==> flow/design.v <==
module arctan #
	(
		parameter integer C_S00_AXIS_TDATA_WIDTH	= 32,
		parameter integer C_M00_AXIS_TDATA_WIDTH	= 32,
    parameter integer ITERATIONS = 16
	)
	(
		input wire  s00_axis_aclk, s00_axis_aresetn,
		input wire  s00_axis_tlast, s00_axis_tvalid,
		input wire [C_S00_AXIS_TDATA_WIDTH-1 : 0] s00_axis_tdata,
		input wire [(C_S00_AXIS_TDATA_WIDTH/8)-1: 0] s00_axis_tstrb,
		output logic  s00_axis_tready,
		input wire  m00_axis_aclk, m00_axis_aresetn,
		input wire  m00_axis_tready,
		output logic  m00_axis_tvalid, m00_axis_tlast,
		output logic [C_M00_AXIS_TDATA_WIDTH-1 : 0] m00_axis_tdata,
		output logic [(C_M00_AXIS_TDATA_WIDTH/8)-1: 0] m00_axis_tstrb
	);
  parameter int PI_15 = 102943;
  logic m00_axis_tvalid_reg, m00_axis_tlast_reg;
  logic [C_M00_AXIS_TDATA_WIDTH-1 : 0] m00_axis_tdata_reg;
  logic [(C_M00_AXIS_TDATA_WIDTH/8)-1: 0] m00_axis_tstrb_reg;
  logic signed [(C_S00_AXIS_TDATA_WIDTH/2)-1:0] x_pipe [ITERATIONS-1:0];
  logic signed [(C_S00_AXIS_TDATA_WIDTH/2)-1:0] y_pipe [ITERATIONS-1:0];
  logic signed [(C_S00_AXIS_TDATA_WIDTH)-1:0] phase [ITERATIONS-1:0];
  logic [ITERATIONS-1:0] valid_pipe, tlast_pipe;
  logic [(C_S00_AXIS_TDATA_WIDTH/8)-1:0] strobe_pipe [ITERATIONS-1:0];
  assign s00_axis_tready = m00_axis_tready || ~valid_pipe[ITERATIONS-1];
  assign m00_axis_tvalid = valid_pipe[ITERATIONS-1];
  assign m00_axis_tlast = tlast_pipe[ITERATIONS-1];
  assign m00_axis_tstrb = strobe_pipe[ITERATIONS-1];
  logic signed [(C_S00_AXIS_TDATA_WIDTH/2)-1:0] atan_lut [ITERATIONS-1:0];
  always_comb begin
        atan_lut[0] = 16'h6487;   
        atan_lut[1] = 16'h3B58;   
        atan_lut[2] = 16'h1F5B;   
        atan_lut[3] = 16'h0FEA;   
        atan_lut[4] = 16'h07FD;   
        atan_lut[5] = 16'h03FF;   
        atan_lut[6] = 16'h01FF;   
        atan_lut[7] = 16'h00FF;   
        atan_lut[8] = 16'h007F;   
        atan_lut[9] = 16'h003F;   
        atan_lut[10] = 16'h001F;   
        atan_lut[11] = 16'h000F;   
        atan_lut[12] = 16'h0007;   
        atan_lut[13] = 16'h0003;   
        atan_lut[14] = 16'h0001;   
        atan_lut[15] = 16'h0000;   
  end
  wire signed [(C_S00_AXIS_TDATA_WIDTH/2)-1:0] x_in = s00_axis_tdata[(C_S00_AXIS_TDATA_WIDTH/2)-1: 0];
  wire signed [(C_S00_AXIS_TDATA_WIDTH/2)-1:0] y_in = s00_axis_tdata[C_S00_AXIS_TDATA_WIDTH-1:(C_S00_AXIS_TDATA_WIDTH/2)];
  assign m00_axis_tdata = phase[ITERATIONS-1];
  always_ff @(posedge s00_axis_aclk)begin
    if (s00_axis_aresetn==0)begin
      for (int i = 0; i < ITERATIONS; i++) begin
                x_pipe[i] <= '0;
                y_pipe[i] <= '0;
                phase[i] <= '0;
                valid_pipe[i] <= 1'b0;
                strobe_pipe[i] <= '0;
                tlast_pipe[i] <= 1'b0;
      end
    end else begin
      if (s00_axis_tready)begin
        if (s00_axis_tvalid) begin
            if ((x_in < 0 ) && (y_in< 0)) begin
              x_pipe[0] <= -x_in;
              y_pipe[0] <= -y_in;
              phase[0] <= -PI_15;
            end else if ((x_in < 0 ) && (y_in >= 0)) begin
              x_pipe[0] <= -x_in;
              y_pipe[0] <= -y_in;
              phase[0] <= PI_15;
            end else begin
              x_pipe[0] <= x_in;
              y_pipe[0] <= y_in;
              phase[0] <= '0;
            end
            valid_pipe[0] <= 1'b1;
            tlast_pipe[0] <= s00_axis_tlast;
            strobe_pipe[0] <= s00_axis_tstrb;
        end else begin
            valid_pipe[0] <= 1'b0;
            tlast_pipe[0] <= 1'b0;
            strobe_pipe[0] <= '0;
        end
        for (int i = 1; i < ITERATIONS; i++) begin
            if (valid_pipe[i-1]) begin
              if (y_pipe[i-1] >= 0) begin
                x_pipe[i] <= x_pipe[i-1] + (y_pipe[i-1] >>> i-1);
                y_pipe[i] <= y_pipe[i-1] - (x_pipe[i-1] >>> i-1);
                phase[i] <= phase[i-1] + atan_lut[i-1];
              end else begin
                x_pipe[i] <= x_pipe[i-1] - (y_pipe[i-1] >>> i-1);
                y_pipe[i] <= y_pipe[i-1] + (x_pipe[i-1] >>> i-1);
                phase[i] <= phase[i-1] - atan_lut[i-1];
              end
              valid_pipe[i] <= valid_pipe[i-1];
              strobe_pipe[i] <= strobe_pipe[i-1];
              tlast_pipe[i] <= tlast_pipe[i-1];
            end else begin
              valid_pipe[i] <= 0;
              strobe_pipe[i] <= 0;
              tlast_pipe[i] <= 0;
            end
        end
      end
    end
  end
endmodule
* From RTL to reports: arctan
Tool output for the design above, in the order of the flow.
Line numbers count from 1 in the design file above.
Operators carry their Yosys type and port widths (W data, S select, Z words).
Library cell names are shortened.
The mark -- stands for no value.
- Top module :: arctan
- Clock input :: s00_axis_aclk
- Standard-cell library :: sky130hd
- Corner :: tt_025C_1v80

* Elaborated design
Yosys after proc, flatten, opt, wreduce and memory -nomap, before mapping. Enables and synchronous resets that opt folds into registers are not counted as muxes. Print and check cells are not counted. Equal cells are merged and count once.
- Input port bits :: 43
- Output and inout port bits :: 39
- Register bits after elaboration :: 1072
- Word-level cells :: 312
- Mux-type cells :: 96
- Reduce/logical cells :: 19
- Bitwise gates (word level) :: 1
- $lt $le $gt $ge :: 18
- Add/sub/neg operators :: 85
** Operators by type and width (count)
- $mux W32 :: 16
- $mux W16 :: 31
- $ge A16 B1 Y1 const B :: 16
- $mux W4 :: 16
- $lt A16 B1 Y1 const B :: 2
- $add A16 B10 Y16 :: 2
- $sub A16 B10 Y16 :: 2
- $add A16 B11 Y16 :: 2
- $sub A16 B11 Y16 :: 2
- $add A16 B12 Y16 :: 2
- $sub A16 B12 Y16 :: 2
- $add A16 B13 Y16 :: 2
- $sub A16 B13 Y16 :: 2
- $add A16 B14 Y16 :: 2
- $sub A16 B14 Y16 :: 2
- $add A16 B15 Y16 :: 2
- $sub A16 B15 Y16 :: 2
- $sub A16 B16 Y16 :: 2
- $add A16 B4 Y16 :: 2
- $sub A16 B4 Y16 :: 2
- $add A16 B5 Y16 :: 2
- $sub A16 B5 Y16 :: 2
- $add A16 B6 Y16 :: 2
- $sub A16 B6 Y16 :: 2
- $add A16 B7 Y16 :: 2
- $sub A16 B7 Y16 :: 2
- $add A16 B8 Y16 :: 2
- $sub A16 B8 Y16 :: 2
Not listed: further kinds 42, cells in them 92.

* Longest topological paths
Depth = most cells in a row (Yosys ltp): at word level without a register or memory, in the mapped netlist without a sequential cell, where the memories' decode and read muxes count.
- Word-level depth :: 4
- ABC_AREA :: 1
- Mapped depth :: 21
- Gate-level depth less buffers :: 20

* Mapped cells and area
Source: synth_stat.txt of the flow (Yosys; design flattened, memories mapped). It holds for the ABC_AREA given above (unset counts as 0); a run with the other value may have another netlist.
Totals and module areas in this step are rounded.
** Cells by type
- dfxtp_1 :: count 1001, area in all 2E+04 sq um
- nand2_1 :: count 4372, area in all 1.64E+04 sq um
- inv_1 :: count 2679, area in all 1.01E+04 sq um
- ha_1 :: count 603, area in all 7.54E+03 sq um
- o21ai_0 :: count 1263, area in all 6.32E+03 sq um
- nor2_1 :: count 1615, area in all 6.06E+03 sq um
- nand3_1 :: count 1066, area in all 5.34E+03 sq um
- a21oi_1 :: count 1050, area in all 5255.04 sq um
- xor2_1 :: count 448, area in all 3.92E+03 sq um
- clkbuf_1 :: count 287, area in all 1.08E+03 sq um
- xnor2_1 :: count 102, area in all 893.357 sq um
- nand4_1 :: count 116, area in all 725.696 sq um
- nor3_1 :: count 136, area in all 680.653 sq um
- fa_1 :: count 31, area in all 620.595 sq um
- o211ai_1 :: count 60, area in all 450.432 sq um
- o22ai_1 :: count 70, area in all 437.92 sq um
- a31oi_1 :: count 66, area in all 412.896 sq um
- a21o_1 :: count 54, area in all 405.389 sq um
Other cell types: 41; their cells: 650.
- Flip-flops :: 1001
- Buffers :: 431
- Standard cells after synthesis :: 15669
- Chip area (Yosys) :: 91260 sq um

* Worst setup path after synthesis
Source: OpenSTA report_checks on the synthesized netlist (no wires, ideal clock, input and output delay 20% of the period each), path of least setup slack; recovery checks are left aside. Register names are those of the netlist, which keeps one name where synthesis merged equal registers.
- Path kind :: register -> register
- Start :: register y_pipe[3][15]
- End :: register y_pipe[4][10]
- Arrival time :: 2.804 ns
- Clock period :: 5.0 ns
- Setup slack :: 2.087 ns
- Launch time at the first pin :: 0.000 ns
- Driving pins on the path :: 19
- Delay of the path :: 2.913 ns
- Path buffers :: 4
- Synthesis period reached :: 2.913 ns
"delay of the path" is the arrival time less input delay plus setup time.
"driving pins on the path": output pins that drive a net of the path, with the launching flip-flop's if there is one; two outputs of one cell count as two.
"synthesis period reached" is the clock period less the worst setup slack; recovery checks do not enter. This is arithmetic on one report: input and output delays are still those of the set period (20% each).
The rows between start and end are the longest chain of elaborated cells between them; the timing report does not say that the signal goes this way. Where chains are equally long, one stands for them.
A line is the first line of the expression or statement that the cell stems from. Yosys adds cells for indexed reads and writes and turns some case tables into memories.
A register here has more assigning lines than the two given.
- Cells stage by stage :: dfxtp_1 buf_4 buf_2 buf_1 clkbuf_1 o21ai_0 fa_1 inv_1 nand3_1 nand3_1 inv_1 o21ai_0 nand3_1 nand2_1 nand2_1 nand3_1 nand3_1 nand2_1 inv_1
- Length of the longest elaborated chain :: 2
- Elaborated cells on any way between the ends :: 2
- RTL lines with such cells :: 1
- Classes of those cells :: compare: 1; mux: 1
** Ends and longest elaborated chain, post-synthesis
- from (decl) :: RTL line 24 : logic signed [(C_S00_AXIS_TDATA_WIDTH/2)-1:0] y_pipe [ITERATIONS-1:0];
- from (assign) :: RTL line 92 : y_pipe[i] <= y_pipe[i-1] - (x_pipe[i-1] >>> i-1);
- from (assign) :: RTL line 96 : y_pipe[i] <= y_pipe[i-1] + (x_pipe[i-1] >>> i-1);
- $ge A16 B1 Y1 :: RTL line 90 : if (y_pipe[i-1] >= 0) begin
- $mux W16 :: RTL line 90
- to (assign) :: RTL line 92
- to (assign) :: RTL line 96
- to (decl) :: RTL line 24

* Worst path after layout
Path of least setup slack in the final report of stored run 1 (OpenROAD, finished layout, wires in). Where an end is a register, its clock arrival counts in the times.
- Path kind :: input -> output
- Start :: input m00_axis_tready
- End :: output s00_axis_tready
- Arrival time :: 3.20 ns
- Driving pins on the path :: 4
- Setup slack :: 1.48 ns
- Launch time at the first pin :: 1.17 ns
- Path buffers :: 2
- Clock period :: 5.85 ns
- Output delay :: 1.17 ns
The rows between start and end are the longest chain of elaborated cells between them; the timing report does not say that the signal goes this way. Where chains are equally long, one stands for them.
- Cells stage by stage :: clkdlybuf4s50_1 nor2_4 inv_2 clkdlybuf4s50_1
- Length of the longest elaborated chain :: 1
- Elaborated cells on any way between the ends :: 1
- RTL lines with such cells :: 1
- Classes of those cells :: reduce/logical: 1
** Ends and longest elaborated chain, after layout
- from (decl) :: RTL line 14 : input wire m00_axis_tready,
- $logic_or A1 B1 Y1 :: RTL line 28 : assign s00_axis_tready = m00_axis_tready || ~valid_pipe[ITERATIONS-1];
- to (decl) :: RTL line 12 : output logic s00_axis_tready,

Subject: flow runs of arctan

Hi,

Module arctan, platform sky130hd: 2 stored runs of the flow (Yosys, OpenROAD) with differing settings, in no particular order. Input and output delays are each 20% of the period that was set; the output load is 0.01 pF.
"total power after layout" rests on the timing tool's default activity at the inputs, not on a simulated workload.
Measured values are rounded.

* Stored run 1
** Files
==> flow/run.sh <==
#!/bin/bash
# the make line also repeats the synthesis and layout settings of config.mk as NAME=value (left out here)
make -C /OpenROAD-flow-scripts/flow DESIGN_CONFIG=/design/flow/config.mk WORK_HOME=/design/flow/orfs CLKGATE_MAP_FILE= finish
==> flow/config.mk <==
export PLATFORM = sky130hd
export DESIGN_NAME = arctan
export DESIGN_NICKNAME = arctan
export VERILOG_FILES = /design/flow/design.v
export SDC_FILE = /design/flow/constraint.sdc
export NUM_CORES = 4
export LEC_CHECK = 0
export ABC_AREA = 1
export CAP_MARGIN = 20
export CELL_PAD_IN_SITES_GLOBAL_PLACEMENT = 2
export CORE_MARGIN = 2
export CORE_UTILIZATION = 31
export CTS_CLUSTER_DIAMETER = 32
export CTS_CLUSTER_SIZE = 30
export MAX_ROUTING_LAYER = met4
export MIN_ROUTING_LAYER = met1
export PLACE_DENSITY = 0.56
export SLEW_MARGIN = 20
==> flow/constraint.sdc <==
create_clock -name core_clock -period 5.85 [get_ports {s00_axis_aclk}]
set_input_delay 1.1700 -clock core_clock [delete_from_list [all_inputs] [get_ports {s00_axis_aclk}]]
set_output_delay 1.1700 -clock core_clock [all_outputs]
set_load 0.01 [all_outputs]
** Results
- Std-cell area (final layout) :: 107300 sq um
- Worst setup slack after layout :: 1.477 ns
- Worst hold slack after layout :: 0.444 ns
- Yosys chip area after synthesis :: 91260 sq um
- Setup total negative slack :: 0.000 ns
- Total power after layout :: 27.78 mW
- Area of the die :: 298800 sq um

* Stored run 2
** Files
==> flow/run.sh <==
#!/bin/bash
# the make line also repeats the synthesis and layout settings of config.mk as NAME=value (left out here)
make -C /OpenROAD-flow-scripts/flow DESIGN_CONFIG=/design/flow/config.mk WORK_HOME=/design/flow/orfs CLKGATE_MAP_FILE= finish
==> flow/config.mk <==
export PLATFORM = sky130hd
export DESIGN_NAME = arctan
export DESIGN_NICKNAME = arctan
export VERILOG_FILES = /design/flow/design.v
export SDC_FILE = /design/flow/constraint.sdc
export NUM_CORES = 4
export LEC_CHECK = 0
export CAP_MARGIN = 20
export CELL_PAD_IN_SITES_DETAIL_PLACEMENT = 0
export CORE_MARGIN = 8
export CORE_UTILIZATION = 27
export CTS_CLUSTER_SIZE = 95
export GPL_TIMING_DRIVEN = 1
export PLACE_DENSITY_LB_ADDON = 0.19
export SETUP_SLACK_MARGIN = 1.48
export SLEW_MARGIN = 15
export TNS_END_PERCENT = 80
==> flow/constraint.sdc <==
create_clock -name core_clock -period 7.06 [get_ports {s00_axis_aclk}]
set_input_delay 1.4120 -clock core_clock [delete_from_list [all_inputs] [get_ports {s00_axis_aclk}]]
set_output_delay 1.4120 -clock core_clock [all_outputs]
set_load 0.01 [all_outputs]
** Results
- Std-cell area (final layout) :: 84240 sq um
- Setup total negative slack :: 0.000 ns
- Area of the die :: 300000 sq um
- Worst hold slack after layout :: 0.450 ns
- Yosys chip area after synthesis :: 76340 sq um
- Total power after layout :: 14.21 mW
- Worst setup slack after layout :: 2.388 ns

Regards
